==> flow/design.v <==
`timescale 1ns / 1ps
module day3_part2_top( clk, rst, rom_addr, rom_data, sum, done );
    input clk;
    input rst;
    output [13:0] rom_addr;
    input [7:0] rom_data;
    output [31:0] sum;
    output done;
    reg [13:0] addr;
    wire [7:0] rom_out;
    reg [63:0] sub_group1;
    reg [63:0] sub_group2;
    reg [63:0] sub_group3;
    reg [63:0] comparator;
    reg [7:0] value;
    reg [31:0] sum_triples;
    localparam READ_1 = 3'b000, READ_2 = 3'b001, READ_3 = 3'b010, COMPARE = 3'b011, GET_VAL = 3'b100, CHECK = 3'b101, DONE = 3'b110;
    reg [2:0] state;
    reg int_done;
    assign sum = sum_triples;
    assign done = int_done;
    assign rom_addr = addr;
    assign rom_out = rom_data;
    always @ (posedge clk)
    begin
    if (rst)
    begin
        addr <= 14'b0;
        sub_group1 <= 64'b0;
        sub_group2 <= 64'b0;
        sub_group3 <= 64'b0;
        comparator <= 64'b0;
        value <= 8'b0;
        sum_triples <= 32'b0;
        state <= READ_1;
        int_done <= 1'b0;
    end
    else
    case (state)
    READ_1:
    begin
        addr <= addr + 1;
        if (rom_out == 8'b0)
            state <= READ_2;
        else
            sub_group1[rom_out] <= 1'b1;
    end
    READ_2:
    begin
        addr <= addr + 1;
        if (rom_out == 8'b0)
            state <= READ_3;
        else
            sub_group2[rom_out] <= 1'b1;
    end
    READ_3:
    begin
        addr <= addr + 1;
        if (rom_out == 8'b0)
            state <= COMPARE;
        else
            sub_group3[rom_out] <= 1'b1;
    end
    COMPARE:
    begin
        comparator <= sub_group1 & sub_group2 & sub_group3;
        if ((sub_group1 & sub_group2 & sub_group3) != 64'b0)
        begin
            value <= 8'b0;
            state <= GET_VAL;
        end
        else
        begin
            state <= CHECK;
        end
    end
    GET_VAL:
    begin
        comparator <= comparator >> 1;
        value <= value + 1;
        if (comparator == 1'b1)
        begin
            state <= CHECK;
            sum_triples <= sum_triples + value;
        end
    end
    CHECK:
    begin
        if (rom_out == 8'b0)
            state <= DONE;
        else
        begin
            state <= READ_1;
            sub_group1 <= 64'b0;
            sub_group2 <= 64'b0;
            sub_group3 <= 64'b0;
            comparator <= 64'b0;
        end
    end
    DONE:
    begin
        int_done <= 1'b1;
    end
    endcase
    end
endmodule
* Reports on day3_part2_top *
What the tools print for day3_part2_top, step after step.
Line numbers count from 1 in the design file above.
Cell names lack the library's common part.
The mark - stands for no value.

design
  top module = day3_part2_top
  clock port = clk
  cell library = sky130hd
  library corner = tt_025C_1v80

* Word level *
Yosys after proc, flatten, opt, wreduce and memory -nomap, before mapping. Memory bits, and registers merged into a memory's read port (data or address), are not among the register bits. Print and check cells are not counted. Equal cells are merged and count once.

cells by class
  bitwise logic cells = 9
  reductions and logical operators = 17
  add/sub/neg operators = 4
  mux-type cells = 17
  shift operators = 1
  equality and inequality tests = 16

operators by type and width
  operator                                                                 number
  64-bit case mux with 2-bit select                                        3
  64-bit AND                                                               5
  64-bit two-way mux                                                       4
  64-bit bitwise OR                                                        3
  64-bit case mux with 3-bit select                                        1
  1-bit by 9-bit variable shift with 64-bit output (first input constant)  1
  64-bit by 1-bit == test with 1-bit output (second input constant)        1
  64-bit NOT                                                               1
  64-bit nonzero test                                                      1
  32-bit by 8-bit adder with 32-bit output                                 1
  2-bit != test (second input constant)                                    9
  3-bit case mux with 6-bit select                                         1
  8-bit case mux with 2-bit select                                         1
  3-bit two-way mux                                                        5
  14-bit by 1-bit adder with 14-bit output (second input constant)         1
  3-bit == test (second input constant)                                    3
  3-bit AND reduction                                                      3
  8-bit negation with 9-bit output                                         1
  2-bit nonzero test                                                       4
  8-bit by 1-bit adder with 8-bit output (second input constant)           1
  8-bit logical NOT                                                        1
  8-bit two-way mux                                                        1
  2-bit AND reduction                                                      3
  3-bit by 2-bit == test with 1-bit output (second input constant)         2
  6-bit nonzero test                                                       1
  5-bit AND reduction                                                      1
  3-bit by 1-bit == test with 1-bit output (second input constant)         1
  3-bit logical NOT                                                        1

Not listed: further kinds 3, cells in them 3.

storage and ports
  output and inout bits = 47
  register bits after elaboration = 314

* Longest topological paths *
Longest topological path by Yosys (ltp), each cell counted once; first at word level (registers and memories cut), then after technology mapping (sequential cells cut; the memories' decode and read muxes count).

depth
  word-level depth = 7
  ABC_AREA = 0
  gate-level depth with buffers = 11
  mapped depth without buffers = 10

* Netlist *
Yosys stat after the flow's synthesis: flattened, memories mapped to cells. It holds for the ABC_AREA given above (unset counts as 0); a run with the other value may have another netlist.
Totals and module areas in this step are rounded.

cells by type
  type      number
  dfxtp_1   318
  nor2_1    242
  a21oi_1   133
  a311oi_1  63
  nand2_1   146
  a22o_1    57
  nand2b_1  68
  nand3_1   83
  clkbuf_1  79
  o21ai_0   46
  nor4_1    31
  nand4_1   30
  xnor2_1   19
  ha_1      11
  xor2_1    11
  buf_2     15
  or4_1     10
  nor3_1    14

Not listed: further types 38, cells in them 118.

mapped netlist
  sequential area = 6366 um^2
  mapped cells = 1494
  chip area (Yosys) = 12820 um^2
  buffers = 94
  flip-flop cells = 318

* Path before layout *
OpenSTA on the mapped netlist: ideal clock, no wires. The path of least setup slack (recovery checks aside). Input and output delay are each 20% of the period. Register names are those of the netlist, which keeps one name where synthesis merged equal registers.

timing path after synthesis
  path kind = input -> register
  start point = in rom_data[0]
  end point = reg sub_group2[17]
  input delay = 800 ps
  period = 4000 ps
  launch time at the first pin = 800 ps
  delay of the path = 2059 ps
  slack = 1141 ps
  data required time = 3935 ps
  path buffers = 1
  arrival = 2794 ps
  library setup time = 65 ps
  stages = 10
  synthesis period reached = 2859 ps

"delay of the path" = arrival - input delay + setup time.
"stages": output pins that drive a net of the path, with the launching flip-flop's if there is one; two outputs of one cell count as two.
"synthesis period reached" is the clock period less the worst setup slack; recovery checks do not enter. This is arithmetic on one report: input and output delays are still those of the set period (20% each).
Between the ends stands the longest chain of elaborated cells between them, by number of cells; it is not shown to be the way that was timed. Of several equally long chains one is given.
A line is the first line of the expression or statement that the cell stems from. Yosys adds cells for indexed reads and writes and turns some case tables into memories.
At most two assigning lines are given for a register; there are more.

on the way, after synthesis
  path through = clkbuf_1 > inv_1 > ha_1 > nor3b_1 > or3b_2 > a21oi_1 > o221ai_1 > nor2_1 > a21oi_1 > nor2_1
  cells in the longest elaborated chain = 7
  elaborated cells between the ends (all ways) = 12
  those cells by class = add/sub: 1; eq/ne: 2; shift: 1; mux: 3; logic: 3; reduce/logical: 2

ends and longest elaborated chain, after synthesis
  what                                              line  text
  start: declaration                                6     input [7:0] rom_data;
  8-bit negation with 9-bit output                  54    sub_group2[rom_out] <= 1'b1;
  1-bit by 9-bit variable shift with 64-bit output  54
  64-bit NOT                                        54
  64-bit AND                                        54
  64-bit bitwise OR                                 54
  64-bit two-way mux                                51    if (rom_out == 8'b0)
  64-bit case mux with 2-bit select                 39    case (state)
  end: assignment                                   30    sub_group2 <= 64'b0;
  end: assignment                                   54
  end: declaration                                  12    reg [63:0] sub_group2;

* Timing after layout *
From the final timing report of run 1: the path of least setup slack in the routed layout; clock arrival at registers is part of the times.
The path's times are printed in steps of 10 ps; the period is the one set.

timing path after layout
  path kind = input -> register
  start point = in rom_data[1]
  end point = reg sub_group3[38]
  period = 4000 ps
  stages = 9
  path buffers = 1
  arrival = 3560 ps
  library setup time = 60 ps
  slack = 930 ps
  data required time = 4490 ps
  launch time at the first pin = 800 ps
  input delay = 800 ps

Between the ends stands the longest chain of elaborated cells between them, by number of cells; it is not shown to be the way that was timed. Of several equally long chains one is given.
At most two assigning lines are given for a register; there are more.

on the way, after layout
  path through = clkdlybuf4s50_1 > inv_1 > ha_1 > nor3b_1 > xor2_1 > nor2_1 > o21ai_0 > nor2_1 > a22o_1
  cells in the longest elaborated chain = 7
  elaborated cells between the ends (all ways) = 12
  those cells by class = add/sub: 1; eq/ne: 2; shift: 1; mux: 3; logic: 3; reduce/logical: 2

ends and longest elaborated chain, after layout
  what                                              line  text
  start: declaration                                6     input [7:0] rom_data;
  8-bit negation with 9-bit output                  62    sub_group3[rom_out] <= 1'b1;
  1-bit by 9-bit variable shift with 64-bit output  62
  64-bit NOT                                        62
  64-bit AND                                        62
  64-bit bitwise OR                                 62
  64-bit two-way mux                                59    if (rom_out == 8'b0)
  64-bit case mux with 2-bit select                 39    case (state)
  end: assignment                                   31    sub_group3 <= 64'b0;
  end: assignment                                   62
  end: declaration                                  13    reg [63:0] sub_group3;

Flow measurements of day3_part2_top on sky130hd: 3 stored runs with different settings, listed in no order. Input and output delays are each 20% of the period that was set; the output load is 0.01 pF.
"achieved clock period" = clock period - worst setup slack. The figure is calculated, with input and output delays left at 20% of the set period.
"worst setup path time" means the part of the period allowed to the worst setup path (the constraints hold back 20% at inputs and 20% at outputs) less its slack; where the path has registers, the arrival times of their clocks count too.
"power" rests on the timing tool's default activity at the inputs, not on a simulated workload.
"worst setup path time" is known to 10 ps.
The results are shown rounded.

Run 1
==> flow/run.sh <==
#!/bin/bash
# the make line also repeats the synthesis and layout settings of config.mk as NAME=value (left out here)
make -C /OpenROAD-flow-scripts/flow DESIGN_CONFIG=/design/flow/config.mk WORK_HOME=/design/flow/orfs CLKGATE_MAP_FILE= finish
==> flow/config.mk <==
export PLATFORM = sky130hd
export DESIGN_NAME = day3_part2_top
export DESIGN_NICKNAME = day3_part2_top
export VERILOG_FILES = /design/flow/design.v
export SDC_FILE = /design/flow/constraint.sdc
export NUM_CORES = 4
export LEC_CHECK = 0
export CAP_MARGIN = 20
export CORE_ASPECT_RATIO = 1.99
export CORE_MARGIN = 8
export CORE_UTILIZATION = 40
export GPL_ROUTABILITY_DRIVEN = 0
export HOLD_SLACK_MARGIN = 0.26
export SETUP_SLACK_MARGIN = 0.74
export SLEW_MARGIN = 20
==> flow/constraint.sdc <==
create_clock -name core_clock -period 4.0 [get_ports {clk}]
set_input_delay 0.8000 -clock core_clock [delete_from_list [all_inputs] [get_ports {clk}]]
set_output_delay 0.8000 -clock core_clock [all_outputs]
set_load 0.01 [all_outputs]

==> results of run 1 <==
chip area after synthesis (Yosys): 12820 um^2
die area: 38380 um^2
standard-cell area of the final layout: 14690 um^2
utilization: 46.4 %
worst setup slack after layout: 926 ps
total negative slack: 0 ps
worst hold slack: 454 ps
power: 5.992 mW
achieved clock period: 3074 ps
worst setup path time: 2270 ps
worst setup path kind: input -> register

Run 2
==> flow/run.sh <==
#!/bin/bash
# the make line also repeats the synthesis and layout settings of config.mk as NAME=value (left out here)
make -C /OpenROAD-flow-scripts/flow DESIGN_CONFIG=/design/flow/config.mk WORK_HOME=/design/flow/orfs CLKGATE_MAP_FILE= finish
==> flow/config.mk <==
export PLATFORM = sky130hd
export DESIGN_NAME = day3_part2_top
export DESIGN_NICKNAME = day3_part2_top
export VERILOG_FILES = /design/flow/design.v
export SDC_FILE = /design/flow/constraint.sdc
export NUM_CORES = 4
export LEC_CHECK = 0
export CAP_MARGIN = 20
export CORE_MARGIN = 2
export CORE_UTILIZATION = 40
export SLEW_MARGIN = 20
==> flow/constraint.sdc <==
create_clock -name core_clock -period 3.29 [get_ports {clk}]
set_input_delay 0.6580 -clock core_clock [delete_from_list [all_inputs] [get_ports {clk}]]
set_output_delay 0.6580 -clock core_clock [all_outputs]
set_load 0.01 [all_outputs]

==> results of run 2 <==
chip area after synthesis (Yosys): 12820 um^2
die area: 33500 um^2
standard-cell area of the final layout: 15090 um^2
utilization: 47.8 %
worst setup slack after layout: 342 ps
total negative slack: 0 ps
worst hold slack: 452 ps
power: 7.848 mW
achieved clock period: 2948 ps
worst setup path time: 2950 ps
worst setup path kind: register -> register

Run 3
==> flow/run.sh <==
#!/bin/bash
# the make line also repeats the synthesis and layout settings of config.mk as NAME=value (left out here)
make -C /OpenROAD-flow-scripts/flow DESIGN_CONFIG=/design/flow/config.mk WORK_HOME=/design/flow/orfs CLKGATE_MAP_FILE= finish
==> flow/config.mk <==
export PLATFORM = sky130hd
export DESIGN_NAME = day3_part2_top
export DESIGN_NICKNAME = day3_part2_top
export VERILOG_FILES = /design/flow/design.v
export SDC_FILE = /design/flow/constraint.sdc
export NUM_CORES = 4
export LEC_CHECK = 0
export ABC_AREA = 1
export CAP_MARGIN = 5
export CELL_PAD_IN_SITES_GLOBAL_PLACEMENT = 2
export CORE_ASPECT_RATIO = 1.08
export CORE_MARGIN = 8
export CORE_UTILIZATION = 50
export CTS_CLUSTER_DIAMETER = 62
export CTS_CLUSTER_SIZE = 64
export GPL_ROUTABILITY_DRIVEN = 1
export GPL_TIMING_DRIVEN = 0
export MIN_ROUTING_LAYER = met1
export PLACE_DENSITY = 0.64
export SETUP_SLACK_MARGIN = 0.11
export SLEW_MARGIN = 5
export TNS_END_PERCENT = 65
==> flow/constraint.sdc <==
create_clock -name core_clock -period 3.46 [get_ports {clk}]
set_input_delay 0.6920 -clock core_clock [delete_from_list [all_inputs] [get_ports {clk}]]
set_output_delay 0.6920 -clock core_clock [all_outputs]
set_load 0.01 [all_outputs]

==> results of run 3 <==
did not finish, placement stopped with GPL-0301
